==> flow/design.v <==
`timescale 1 ns / 1 ns
module FM_demodulator
          (
           clk,
           reset,
           clk_enable,
           inp_I,
           inp_Q,
           out_fm
          );
  input   clk;
  input   reset;
  input   clk_enable;
  input   signed [38:0] inp_I;   
  input   signed [38:0] inp_Q;   
  output  [12:0] out_fm;   
  wire enb;
  reg signed [38:0] Delay1_out1;   
  reg signed [38:0] Delay2_out1;   
  reg signed [38:0] Delay4_out1;   
  wire signed [31:0] Sum4_sub_cast;   
  wire signed [31:0] Sum4_sub_cast_1;   
  wire signed [31:0] Sum4_sub_temp;   
  wire signed [29:0] Sum4_out1;   
  wire signed [68:0] Product_mul_temp;   
  wire signed [32:0] Product_out1;   
  reg signed [38:0] Delay3_out1;   
  wire signed [30:0] Sum3_sub_cast;   
  wire signed [30:0] Sum3_sub_cast_1;   
  wire signed [30:0] Sum3_sub_temp;   
  wire signed [28:0] Sum3_out1;   
  wire signed [67:0] Product2_mul_temp;   
  wire signed [32:0] Product2_out1;   
  wire signed [31:0] Sum5_sub_cast;   
  wire signed [31:0] Sum5_sub_cast_1;   
  wire signed [31:0] Sum5_sub_temp;   
  wire [12:0] OUTPUT_rsvd;   
  reg [12:0] OUTPUT_rsvdreg;
  assign enb = clk_enable;
  always @(posedge clk or posedge reset)
    begin : Delay1_process
      if (reset == 1'b1) begin
        Delay1_out1 <= 39'sh0000000000;
      end
      else begin
        if (enb) begin
          Delay1_out1 <= inp_I;
        end
      end
    end
  always @(posedge clk or posedge reset)
    begin : Delay2_process
      if (reset == 1'b1) begin
        Delay2_out1 <= 39'sh0000000000;
      end
      else begin
        if (enb) begin
          Delay2_out1 <= inp_Q;
        end
      end
    end
  always @(posedge clk or posedge reset)
    begin : Delay4_process
      if (reset == 1'b1) begin
        Delay4_out1 <= 39'sh0000000000;
      end
      else begin
        if (enb) begin
          Delay4_out1 <= Delay2_out1;
        end
      end
    end
  assign Sum4_sub_cast = inp_Q[38:7];
  assign Sum4_sub_cast_1 = Delay4_out1[38:7];
  assign Sum4_sub_temp = Sum4_sub_cast - Sum4_sub_cast_1;
  assign Sum4_out1 = Sum4_sub_temp[29:0];
  assign Product_mul_temp = Delay1_out1 * Sum4_out1;
  assign Product_out1 = Product_mul_temp[66:34];
  always @(posedge clk or posedge reset)
    begin : Delay3_process
      if (reset == 1'b1) begin
        Delay3_out1 <= 39'sh0000000000;
      end
      else begin
        if (enb) begin
          Delay3_out1 <= Delay1_out1;
        end
      end
    end
  assign Sum3_sub_cast = inp_I[38:8];
  assign Sum3_sub_cast_1 = Delay3_out1[38:8];
  assign Sum3_sub_temp = Sum3_sub_cast - Sum3_sub_cast_1;
  assign Sum3_out1 = Sum3_sub_temp[28:0];
  assign Product2_mul_temp = Sum3_out1 * Delay2_out1;
  assign Product2_out1 = Product2_mul_temp[65:33];
  assign Sum5_sub_cast = {Product_out1[32], Product_out1[32:2]};
  assign Sum5_sub_cast_1 = {Product2_out1[32], Product2_out1[32:2]};
  assign Sum5_sub_temp = Sum5_sub_cast - Sum5_sub_cast_1;
  assign OUTPUT_rsvd = Sum5_sub_temp[29:17];
always @(posedge clk)
    begin : OUTPUT_rsvdreg_process    
        if (enb) begin
          OUTPUT_rsvdreg <= OUTPUT_rsvd;
       end
    end
  assign out_fm = OUTPUT_rsvdreg;
endmodule   
---- Reports on FM_demodulator ----
The steps from the RTL of FM_demodulator to its reports follow in flow order.
Line numbers count from 1 in the design file above.
Cell names lack the library's common part.
The mark n/a stands for no value.
set-up
  top ..................................... FM_demodulator
  clock input ............................. clk
  cell library ............................ sky130hd
  timing corner ........................... tt_025C_1v80

---- Word level ----
Counts by Yosys on the flattened word-level netlist (proc, flatten, opt, wreduce; memories kept). Register bits leave out memories and registers merged into their read ports (data or address); mux counts leave out enables and synchronous resets folded into registers. Print and check cells are left out. Cells with the same type and inputs are merged into one.
bit counts
  bits of input ports ..................... 81
  cells after elaboration ................. 10
  register bits after elaboration ......... 165
  output and inout port bits .............. 13
cells by class
  multiply operators ...................... 2
  add/subtract/negate cells ............... 3
operators with widths
  cell                          count
  multiplier 39 x 30 -> 66 bit  1
  multiplier 29 x 39 -> 65 bit  1
  subtractor 30 bit             2
  subtractor 29 bit             1

---- Logic depth ----
Longest topological path by Yosys (ltp), each cell counted once; first at word level (registers and memories cut), then after technology mapping (sequential cells cut; the memories' decode and read muxes count).
depth
  word-level depth ........................ 3
  ABC_AREA ................................ 0
  gate-level depth with buffers ........... 61
  gate-level depth less buffers ........... 60

---- After synthesis ----
The flow's flattened synthesis, as Yosys stat reports it; memories are mapped. The netlist is that of the ABC_AREA named above (0 if unset); the other value can give another one.
mapped netlist
  flip-flop cells ......................... 150
  sequential area ......................... 3818.7 um^2
  synthesis area .......................... 84165.7 um^2
  buffer cells ............................ 495
  mapped cells ............................ 9256
cell types
  cell      count  area in all (um^2)
  fa_1      2317   4.64E+04
  inv_1     2538   9.53E+03
  nand2_1   1707   6.41E+03
  ha_1      452    5.66E+03
  dfrtp_1   137    3.43E+03
  and2_1    463    2.9E+03
  clkbuf_1  473    1.78E+03
  xnor2_1   116    1.02E+03
  mux2_2    82     923.386
  nor2b_1   103    644.368
  o21ai_0   117    585.562
  a21oi_1   116    580.557
  nand2b_1  90     563.04
  nor2_1    124    465.446
  a21o_1    59     442.925
  edfxtp_1  13     390.374
  xor2_1    42     367.853
  o21a_1    29     217.709
Other cell types: 47; their cells: 278.

---- Worst setup path after synthesis ----
Path of least setup slack by OpenSTA after synthesis, without wires, with an ideal clock, recovery checks aside; 20% of the period is set as input and as output delay. Where synthesis merged equal registers, the netlist keeps one of their names.
path after synthesis
  path kind ............................... input to register
  start point ............................. input inp_Q[7]
  end point ............................... register OUTPUT_rsvdreg[12]
  clock period ............................ 25.0 ns
  input delay ............................. 5.000 ns
  data required time ...................... 24.732 ns
  launch time at the first pin ............ 5.000 ns
  driving pins on the path ................ 57
  data arrival time ....................... 17.459 ns
  delay of the path ....................... 12.727 ns
  path buffers ............................ 2
  setup time .............................. 0.268 ns
  path slack .............................. 7.274 ns
  synthesis period reached ................ 17.726 ns
"delay of the path" = arrival - input delay + setup time.
"driving pins on the path": output pins that drive a net of the path, with the launching flip-flop's if there is one; two outputs of one cell count as two.
"synthesis period reached" is the clock period less the worst setup slack; recovery checks do not enter. This is arithmetic on one report: input and output delays are still those of the set period (20% each).
Between the ends stands the longest chain of elaborated cells between them, by number of cells; it is not shown to be the way that was timed. Of several equally long chains one is given.
Each line given opens the expression or statement behind the cell; cells for indexed reads and writes are added by Yosys, which also makes memories of some case tables.
on the way, after synthesis
  cells stage by stage .................... inv_1 -> ha_1 -> fa_1 -> nor2b_1 -> o31ai_1 -> a2111oi_0 -> o311ai_0 -> a21boi_0 -> o21a_1 -> o21a_1 -> o21ai_0 -> nand2b_1 -> nand2_1 -> o221ai_1 -> xor2_1 -> clkbuf_1 -> clkbuf_1 -> nand2_1 -> [... 21 more ...] -> o21ai_0 -> nor2_1 -> o21a_1 -> xnor2_1 -> ha_1 -> a21o_1 -> a21o_1 -> o21ai_0 -> nor2b_1 -> o21a_1 -> nor4_1 -> a221oi_1 -> o21ai_2 -> a221o_1 -> a21oi_2 -> xnor3_1 -> xor3_1 -> xnor3_1
  cells in the longest elaborated chain ... 3
  elaborated cells between the ends (all ways) .. 3
  RTL lines with such cells ............... 3
  classes of those cells .................. add/sub: 2; mul: 1
RTL lines, path after synthesis
  element                       line  RTL
  start: declaration            15    input   signed [38:0] inp_Q;
  subtractor 30 bit             75    assign Sum4_sub_temp = Sum4_sub_cast - Sum4_sub_cast_1;
  multiplier 39 x 30 -> 66 bit  77
  subtractor 30 bit             98    assign Sum5_sub_temp = Sum5_sub_cast - Sum5_sub_cast_1;
  end: assignment               103   OUTPUT_rsvdreg <= OUTPUT_rsvd;
  end: declaration              38    reg [12:0] OUTPUT_rsvdreg;

---- Timing after layout ----
Path of least setup slack in the final report of record 1 (OpenROAD, finished layout, wires in). Where an end is a register, its clock arrival counts in the times.
path after layout
  path kind ............................... input to register
  start point ............................. input inp_I[9]
  end point ............................... register OUTPUT_rsvdreg[12]
  launch time at the first pin ............ 2.58 ns
  data required time ...................... 13.19 ns
  setup time .............................. 0.25 ns
  path buffers ............................ 8
  input delay ............................. 2.58 ns
  data arrival time ....................... 15.08 ns
  driving pins on the path ................ 54
  path slack .............................. -1.89 ns
  clock period ............................ 12.9 ns
Between the ends stands the longest chain of elaborated cells between them, by number of cells; it is not shown to be the way that was timed. Of several equally long chains one is given.
on the way, after layout
  cells stage by stage .................... clkdlybuf4s15_1 -> ha_1 -> nor2b_4 -> o2111ai_2 -> nand3_2 -> o221ai_4 -> o31a_1 -> o21ai_2 -> a21o_1 -> a2111oi_4 -> o41ai_2 -> buf_4 -> a221oi_4 -> xnor2_4 -> buf_12 -> and2_4 -> fa_1 -> fa_1 -> [... 18 more ...] -> o211ai_1 -> a21oi_2 -> buf_4 -> xor2_4 -> ha_4 -> a21o_1 -> a21o_1 -> a21oi_1 -> nor2b_1 -> o21ai_1 -> nand2b_1 -> a221oi_2 -> o21ai_2 -> a221o_1 -> a21oi_2 -> xnor3_1 -> xor3_1 -> xnor3_1
  cells in the longest elaborated chain ... 3
  elaborated cells between the ends (all ways) .. 3
  RTL lines with such cells ............... 3
  classes of those cells .................. add/sub: 2; mul: 1
RTL lines, path after layout
  element                       line  RTL
  start: declaration            14    input   signed [38:0] inp_I;
  subtractor 29 bit             92    assign Sum3_sub_temp = Sum3_sub_cast - Sum3_sub_cast_1;
  multiplier 29 x 39 -> 65 bit  94
  subtractor 30 bit             98    assign Sum5_sub_temp = Sum5_sub_cast - Sum5_sub_cast_1;
  end: assignment               103   OUTPUT_rsvdreg <= OUTPUT_rsvd;
  end: declaration              38    reg [12:0] OUTPUT_rsvdreg;

FLOW RESULTS
============

Module FM_demodulator, platform sky130hd: 4 stored runs of the flow (Yosys, OpenROAD) with differing settings, in no particular order. Input and output delays are each 20% of the period that was set; the output load is 0.01 pF.
By "achieved clock period (ns)" is meant the clock period of the run minus its worst setup slack. This is arithmetic on one report: input and output delays are still those of the set period (20% each).

Flow files of record 1
==> flow/run.sh <==
#!/bin/bash
# the make line also repeats the synthesis and layout settings of config.mk as NAME=value (left out here)
make -C /OpenROAD-flow-scripts/flow DESIGN_CONFIG=/design/flow/config.mk WORK_HOME=/design/flow/orfs CLKGATE_MAP_FILE= finish
==> flow/config.mk <==
export PLATFORM = sky130hd
export DESIGN_NAME = FM_demodulator
export DESIGN_NICKNAME = FM_demodulator
export VERILOG_FILES = /design/flow/design.v
export SDC_FILE = /design/flow/constraint.sdc
export NUM_CORES = 4
export LEC_CHECK = 0
export CAP_MARGIN = 20
export CELL_PAD_IN_SITES_DETAIL_PLACEMENT = 0
export CORE_ASPECT_RATIO = 0.74
export CORE_MARGIN = 2
export CORE_UTILIZATION = 47
export CTS_CLUSTER_DIAMETER = 151
export CTS_CLUSTER_SIZE = 48
export GPL_TIMING_DRIVEN = 1
export MAX_ROUTING_LAYER = met4
export SETUP_SLACK_MARGIN = 3.73
export SLEW_MARGIN = 10
export TNS_END_PERCENT = 70
==> flow/constraint.sdc <==
create_clock -name core_clock -period 12.9 [get_ports {clk}]
set_input_delay 2.5800 -clock core_clock [delete_from_list [all_inputs] [get_ports {clk}]]
set_output_delay 2.5800 -clock core_clock [all_outputs]
set_load 0.01 [all_outputs]

report of record 1
yosys chip area after synthesis (um^2): 84165.7
finish__design__die__area: 182515.0
finish__design__instance__area__stdcell: 97264.5
finish__timing__setup__ws: -1.888
achieved clock period (ns): 14.788

Flow files of record 2
==> flow/run.sh <==
#!/bin/bash
# the make line also repeats the synthesis and layout settings of config.mk as NAME=value (left out here)
make -C /OpenROAD-flow-scripts/flow DESIGN_CONFIG=/design/flow/config.mk WORK_HOME=/design/flow/orfs CLKGATE_MAP_FILE= finish
==> flow/config.mk <==
export PLATFORM = sky130hd
export DESIGN_NAME = FM_demodulator
export DESIGN_NICKNAME = FM_demodulator
export VERILOG_FILES = /design/flow/design.v
export SDC_FILE = /design/flow/constraint.sdc
export NUM_CORES = 4
export LEC_CHECK = 0
export CAP_MARGIN = 20
export CORE_MARGIN = 2
export CORE_UTILIZATION = 40
export SETUP_SLACK_MARGIN = -1.92
export SLEW_MARGIN = 20
==> flow/constraint.sdc <==
create_clock -name core_clock -period 21.1 [get_ports {clk}]
set_input_delay 4.2200 -clock core_clock [delete_from_list [all_inputs] [get_ports {clk}]]
set_output_delay 4.2200 -clock core_clock [all_outputs]
set_load 0.01 [all_outputs]

report of record 2
yosys chip area after synthesis (um^2): 84165.7
finish__design__die__area: 214101.0
finish__design__instance__area__stdcell: 89094.2
finish__timing__setup__ws: 1.362
achieved clock period (ns): 19.738

Flow files of record 3
==> flow/run.sh <==
#!/bin/bash
# the make line also repeats the synthesis and layout settings of config.mk as NAME=value (left out here)
make -C /OpenROAD-flow-scripts/flow DESIGN_CONFIG=/design/flow/config.mk WORK_HOME=/design/flow/orfs CLKGATE_MAP_FILE= finish
==> flow/config.mk <==
export PLATFORM = sky130hd
export DESIGN_NAME = FM_demodulator
export DESIGN_NICKNAME = FM_demodulator
export VERILOG_FILES = /design/flow/design.v
export SDC_FILE = /design/flow/constraint.sdc
export NUM_CORES = 4
export LEC_CHECK = 0
export ABC_AREA = 1
export CAP_MARGIN = 10
export CELL_PAD_IN_SITES_DETAIL_PLACEMENT = 1
export CELL_PAD_IN_SITES_GLOBAL_PLACEMENT = 3
export CORE_ASPECT_RATIO = 0.74
export CORE_MARGIN = 7
export CORE_UTILIZATION = 36
export CTS_CLUSTER_DIAMETER = 151
export CTS_CLUSTER_SIZE = 49
export GPL_ROUTABILITY_DRIVEN = 0
export GPL_TIMING_DRIVEN = 1
export HOLD_SLACK_MARGIN = 0.04
export MAX_ROUTING_LAYER = met4
export MIN_ROUTING_LAYER = met2
export PLACE_DENSITY_LB_ADDON = 0.19
export SETUP_SLACK_MARGIN = 3.73
export SLEW_MARGIN = 30
export TNS_END_PERCENT = 90
==> flow/constraint.sdc <==
create_clock -name core_clock -period 12.9 [get_ports {clk}]
set_input_delay 2.5800 -clock core_clock [delete_from_list [all_inputs] [get_ports {clk}]]
set_output_delay 2.5800 -clock core_clock [all_outputs]
set_load 0.01 [all_outputs]

report of record 3: did not finish, route, GRT-0116

Flow files of record 4
==> flow/run.sh <==
#!/bin/bash
# the make line also repeats the synthesis and layout settings of config.mk as NAME=value (left out here)
make -C /OpenROAD-flow-scripts/flow DESIGN_CONFIG=/design/flow/config.mk WORK_HOME=/design/flow/orfs CLKGATE_MAP_FILE= finish
==> flow/config.mk <==
export PLATFORM = sky130hd
export DESIGN_NAME = FM_demodulator
export DESIGN_NICKNAME = FM_demodulator
export VERILOG_FILES = /design/flow/design.v
export SDC_FILE = /design/flow/constraint.sdc
export NUM_CORES = 4
export LEC_CHECK = 0
export CAP_MARGIN = 20
export CORE_MARGIN = 2
export CORE_UTILIZATION = 40
export SLEW_MARGIN = 20
==> flow/constraint.sdc <==
create_clock -name core_clock -period 25.0 [get_ports {clk}]
set_input_delay 5.0000 -clock core_clock [delete_from_list [all_inputs] [get_ports {clk}]]
set_output_delay 5.0000 -clock core_clock [all_outputs]
set_load 0.01 [all_outputs]

report of record 4
yosys chip area after synthesis (um^2): 84165.7
finish__design__die__area: 214101.0
finish__design__instance__area__stdcell: 88951.6
finish__timing__setup__ws: 4.285
achieved clock period (ns): 20.715
